==> flow/design.v <==
module averager
    #(parameter int
        power = 8,  
        N = 12)     
    (
        input logic clk,
        reset,
        EN,
        input logic [N-1:0] Din,    
        output logic [N-1:0] Q      
    );
    logic [N-1:0] REG_ARRAY [2**power:1];
    logic [power+N-1:0] sum;
    assign Q = sum[power+N-1:power];
    always_ff @(posedge clk) begin
        if (reset) begin
            sum <= 0;
            for (int j = 1; j <= 2**power; j++) begin
                REG_ARRAY[j] <= 0;
            end
        end
        else if (EN) begin
            sum <= sum + Din - REG_ARRAY[2**power];
            for (int j = 2**power; j > 1; j--) begin
                REG_ARRAY[j] <= REG_ARRAY[j-1];
            end
            REG_ARRAY[1] <= Din;
        end
    end
endmodule
module adc_processing #(
    parameter int SCALING_FACTOR = 310866,
    parameter int SHIFT_FACTOR   = 19,
    parameter int NEGATIVE_FACTOR = 12
) (
    input  logic        clk,
    input  logic        reset,
    input  logic        ready,
    input  logic [15:0] data,
    output logic [15:0] ave_data,
    output logic [15:0] scaled_adc_data
);
    localparam int SCALING_FACTOR_WIDTH = $clog2(SCALING_FACTOR) + 1;
    localparam int INTERMEDIATE_WIDTH = 16 + SCALING_FACTOR_WIDTH;
    logic [INTERMEDIATE_WIDTH-1:0] scaled_adc_data_temp; 
    logic [15:0] scaled_adc_data_pipe;
    averager #(
        .power(8),  
        .N(16)      
    ) AVERAGER (
        .reset(reset),
        .clk(clk),
        .EN(ready),
        .Din(data),
        .Q(ave_data)
    );
    always_ff @(posedge clk) begin
        if (reset) begin
            scaled_adc_data <= 0;
            scaled_adc_data_temp <= 0;
            scaled_adc_data_pipe <= 0;
        end
        else if (ready) begin
            scaled_adc_data_temp <= ave_data * SCALING_FACTOR;             
            scaled_adc_data_pipe <= scaled_adc_data_temp >> SHIFT_FACTOR;  
            scaled_adc_data      <= scaled_adc_data_pipe - 12;             
        end                                                
    end                                                    
endmodule
Reports on adc_processing
Tool output for the design above, in the order of the flow.
Line numbers count from 1 in the design file above.
Operators carry their Yosys type and port widths (W data, S select, Z words).
Cell names lack the library's common part.
The mark -- stands for no value.

design
  top = adc_processing
  clock input = clk
  standard-cell library = sky130hd
  library corner = tt_025C_1v80

Word level
Source: Yosys, flattened and elaborated. Widths are those after wreduce; folded enables and synchronous resets count as part of the registers. Registers that Yosys merges into a memory's read port (data or address) are not register bits. Print and check cells do not count. Equal cells are merged and count once.

cells by class
  add/subtract/negate cells = 3
  multipliers = 1

operators with widths
  cell                      number
  $mul A16 B18 Y34 const B  1
  $add A24 B16 Y24          1
  $sub A24 B16 Y24          1
  $sub A16 B4 Y16 const B   1

word-level totals
  output and inout bits = 32
  flip-flop bits (word level) = 4186

Depth
Longest topological path by Yosys (ltp), each cell counted once; first at word level (registers and memories cut), then after technology mapping (sequential cells cut; the memories' decode and read muxes count).

depth
  word-level depth = 2
  ABC_AREA = 0
  depth in mapped cells = 18

After synthesis
The flow's flattened synthesis, as Yosys stat reports it; memories are mapped. The netlist is that of the ABC_AREA named above (0 if unset); the other value can give another one.

mapped netlist
  standard cells after synthesis = 14248
  flip-flop cells = 4168
  buffers = 954
  synthesis area = 151392.7 um^2

cells by type
  type      number
  dfxtp_1   4168
  mux2i_1   4131
  nor2_1    4171
  clkbuf_1  677
  fa_1      104
  ha_1      159
  inv_1     206
  buf_2     129
  buf_1     132
  a21oi_1   52
  a21o_1    28
  xnor2_1   21
  a211oi_1  21
  nand2_1   39
  xor2_1    15
  o21ai_0   26
  buf_4     16
  nand4_1   11

Other cell types: 48; their cells: 142.
The figures by module come from a second, unflattened synthesis with its own total; it is not the netlist above.

unflattened totals
  cells (unflattened synthesis) = 14279
  area (unflattened synthesis) = 151863.1 um^2

Each row is one instance without its submodules.

modules
  module          cells  area (um^2)  instances
  averager        13565  145064.1     1
  adc_processing  714    6799.0       1

Timing after synthesis
OpenSTA on the mapped netlist: ideal clock, no wires. The path of least setup slack (recovery checks aside). Input and output delay are each 20% of the period. Register names are those of the netlist, which keeps one name where synthesis merged equal registers.

timing after synthesis
  path type = register to register
  from = reg AVERAGER.sum[13]
  to = reg scaled_adc_data_temp[28]
  stages on the path = 19
  data required time = 9.872 ns
  arrival time = 5.534 ns
  path slack = 4.338 ns
  path delay = 5.662 ns
  setup time = 0.128 ns
  period = 10.0 ns
  period reached after synthesis = 5.662 ns

"path delay" is the arrival time less input delay plus setup time.
"stages on the path": output pins that drive a net of the path, with the launching flip-flop's if there is one; two outputs of one cell count as two.
"period reached after synthesis" is the clock period less the worst setup slack; recovery checks do not enter. This is arithmetic on one report: input and output delays are still those of the set period (20% each).
Between the ends stands the longest chain of elaborated cells between them, by number of cells; it is not shown to be the way that was timed. Of several equally long chains one is given.
Each line given opens the expression or statement behind the cell; cells for indexed reads and writes are added by Yosys, which also makes memories of some case tables.

between the ends, after synthesis
  path through = dfxtp_1 > fa_1 > xor2_1 > ha_1 > or2_2 > fa_1 > fa_1 > fa_1 > inv_1 > fa_1 > inv_1 > ha_1 > and2_2 > a2111o_1 > a31o_1 > o221a_4 > a221oi_2 > xor2_1 > o21ai_1
  length of the longest elaborated chain = 1

ends and longest elaborated chain, after synthesis
  element             line  source
  start: declaration  13    logic [power+N-1:0] sum;
  start: assignment   17    sum <= 0;
  start: assignment   23    sum <= sum + Din - REG_ARRAY[2**power];
  $mul A16 B18 Y34    64    scaled_adc_data_temp <= ave_data * SCALING_FACTOR;
  end: assignment     60    scaled_adc_data_temp <= 0;
  end: assignment     64

Worst path after layout
Path of least setup slack in the final report of record 1 (OpenROAD, finished layout, wires in). Where an end is a register, its clock arrival counts in the times.

timing after layout
  path type = register to register
  from = reg AVERAGER.sum[13]
  to = reg scaled_adc_data_temp[28]
  setup time = 0.14 ns
  arrival time = 6.52 ns
  stages on the path = 19
  data required time = 6.77 ns
  period = 5.93 ns
  path slack = 0.26 ns

Between the ends stands the longest chain of elaborated cells between them, by number of cells; it is not shown to be the way that was timed. Of several equally long chains one is given.

between the ends, after layout
  path through = dfxtp_1 > fa_1 > xor2_1 > ha_1 > or2_2 > fa_1 > fa_1 > fa_1 > inv_1 > fa_1 > inv_1 > ha_1 > a21o_1 > a2111o_1 > a31o_1 > o221a_4 > a221oi_4 > xor2_1 > o21ai_1
  length of the longest elaborated chain = 1

ends and longest elaborated chain, after layout
  element             line  source
  start: declaration  13    logic [power+N-1:0] sum;
  start: assignment   17    sum <= 0;
  start: assignment   23    sum <= sum + Din - REG_ARRAY[2**power];
  $mul A16 B18 Y34    64    scaled_adc_data_temp <= ave_data * SCALING_FACTOR;
  end: assignment     60    scaled_adc_data_temp <= 0;
  end: assignment     64

Data sheet: physical implementation of adc_processing

Record of 5 stored runs of the RTL-to-layout flow on adc_processing, platform sky130hd. The runs are unordered. Constraints: input delay and output delay 20% of the set period each, output load 0.01 pF.
"achieved clock period (ns)" means the clock period less the worst setup slack. The figure is calculated, with input and output delays left at 20% of the set period.
"finish__power__total" is the tool's figure for a default switching activity; nothing was simulated.

settings of record 1
{
  "ABC_AREA": 0,
  "CELL_PAD_IN_SITES_DETAIL_PLACEMENT": 1,
  "CELL_PAD_IN_SITES_GLOBAL_PLACEMENT": 2,
  "CORE_MARGIN": 5,
  "CTS_CLUSTER_DIAMETER": 253,
  "GPL_TIMING_DRIVEN": 1,
  "MIN_ROUTING_LAYER": "met2",
  "TNS_END_PERCENT": 30,
  "period_ns": 5.93,
  "CAP_MARGIN": 20,
  "CORE_UTILIZATION": 40,
  "SLEW_MARGIN": 20
}
report of record 1
yosys chip area after synthesis (um^2): 151392.7
finish__design__die__area: 390888.0
finish__design__instance__utilization: 0.4540
finish__timing__setup__ws: 0.256
finish__timing__setup__tns: 0.000
finish__power__total: 7.395e-02
achieved clock period (ns): 5.674

settings of record 2
{
  "CORE_ASPECT_RATIO": 0.75,
  "CORE_MARGIN": 7,
  "CORE_UTILIZATION": 63,
  "GPL_ROUTABILITY_DRIVEN": 0,
  "GPL_TIMING_DRIVEN": 1,
  "MAX_ROUTING_LAYER": "met4",
  "PLACE_DENSITY": 0.82,
  "SETUP_SLACK_MARGIN": 1.11,
  "SLEW_MARGIN": 5,
  "TNS_END_PERCENT": 80,
  "period_ns": 4.1,
  "CAP_MARGIN": 20
}
report of record 2
yosys chip area after synthesis (um^2): 151392.7
finish__design__die__area: 254370.0
finish__design__instance__utilization: 0.7093
finish__timing__setup__ws: -1.483
finish__timing__setup__tns: -20.432
finish__power__total: 1.077e-01
achieved clock period (ns): 5.583

settings of record 3
{
  "ABC_AREA": 1,
  "CELL_PAD_IN_SITES_GLOBAL_PLACEMENT": 3,
  "CORE_ASPECT_RATIO": 0.75,
  "CORE_MARGIN": 4,
  "CORE_UTILIZATION": 48,
  "CTS_CLUSTER_DIAMETER": 78,
  "CTS_CLUSTER_SIZE": 28,
  "GPL_ROUTABILITY_DRIVEN": 1,
  "HOLD_SLACK_MARGIN": -0.06,
  "PLACE_DENSITY_LB_ADDON": 0.09,
  "SETUP_SLACK_MARGIN": -0.96,
  "SLEW_MARGIN": 10,
  "TNS_END_PERCENT": 25,
  "period_ns": 10.7,
  "CAP_MARGIN": 20
}
report of record 3: did not finish, place, FLW-0024

settings of record 4
{
  "CORE_UTILIZATION": 37,
  "PLACE_DENSITY": 0.6,
  "period_ns": 6.29,
  "CAP_MARGIN": 20,
  "CORE_MARGIN": 2,
  "SLEW_MARGIN": 20
}
report of record 4
yosys chip area after synthesis (um^2): 151392.7
finish__design__die__area: 414305.0
finish__design__instance__utilization: 0.4202
finish__timing__setup__ws: 0.473
finish__timing__setup__tns: 0.000
finish__power__total: 6.539e-02
achieved clock period (ns): 5.817

settings of record 5
{
  "ABC_AREA": 1,
  "CORE_ASPECT_RATIO": 0.91,
  "CORE_UTILIZATION": 70,
  "CTS_CLUSTER_DIAMETER": 269,
  "GPL_ROUTABILITY_DRIVEN": 0,
  "MAX_ROUTING_LAYER": "met5",
  "PLACE_DENSITY_LB_ADDON": 0.11,
  "SLEW_MARGIN": 5,
  "TNS_END_PERCENT": 5,
  "period_ns": 8.17,
  "CAP_MARGIN": 20,
  "CORE_MARGIN": 2
}
report of record 5
yosys chip area after synthesis (um^2): 150180.3
finish__design__die__area: 218271.0
finish__design__instance__utilization: 0.7578
finish__timing__setup__ws: 2.728
finish__timing__setup__tns: 0.000
finish__power__total: 5.146e-02
achieved clock period (ns): 5.442
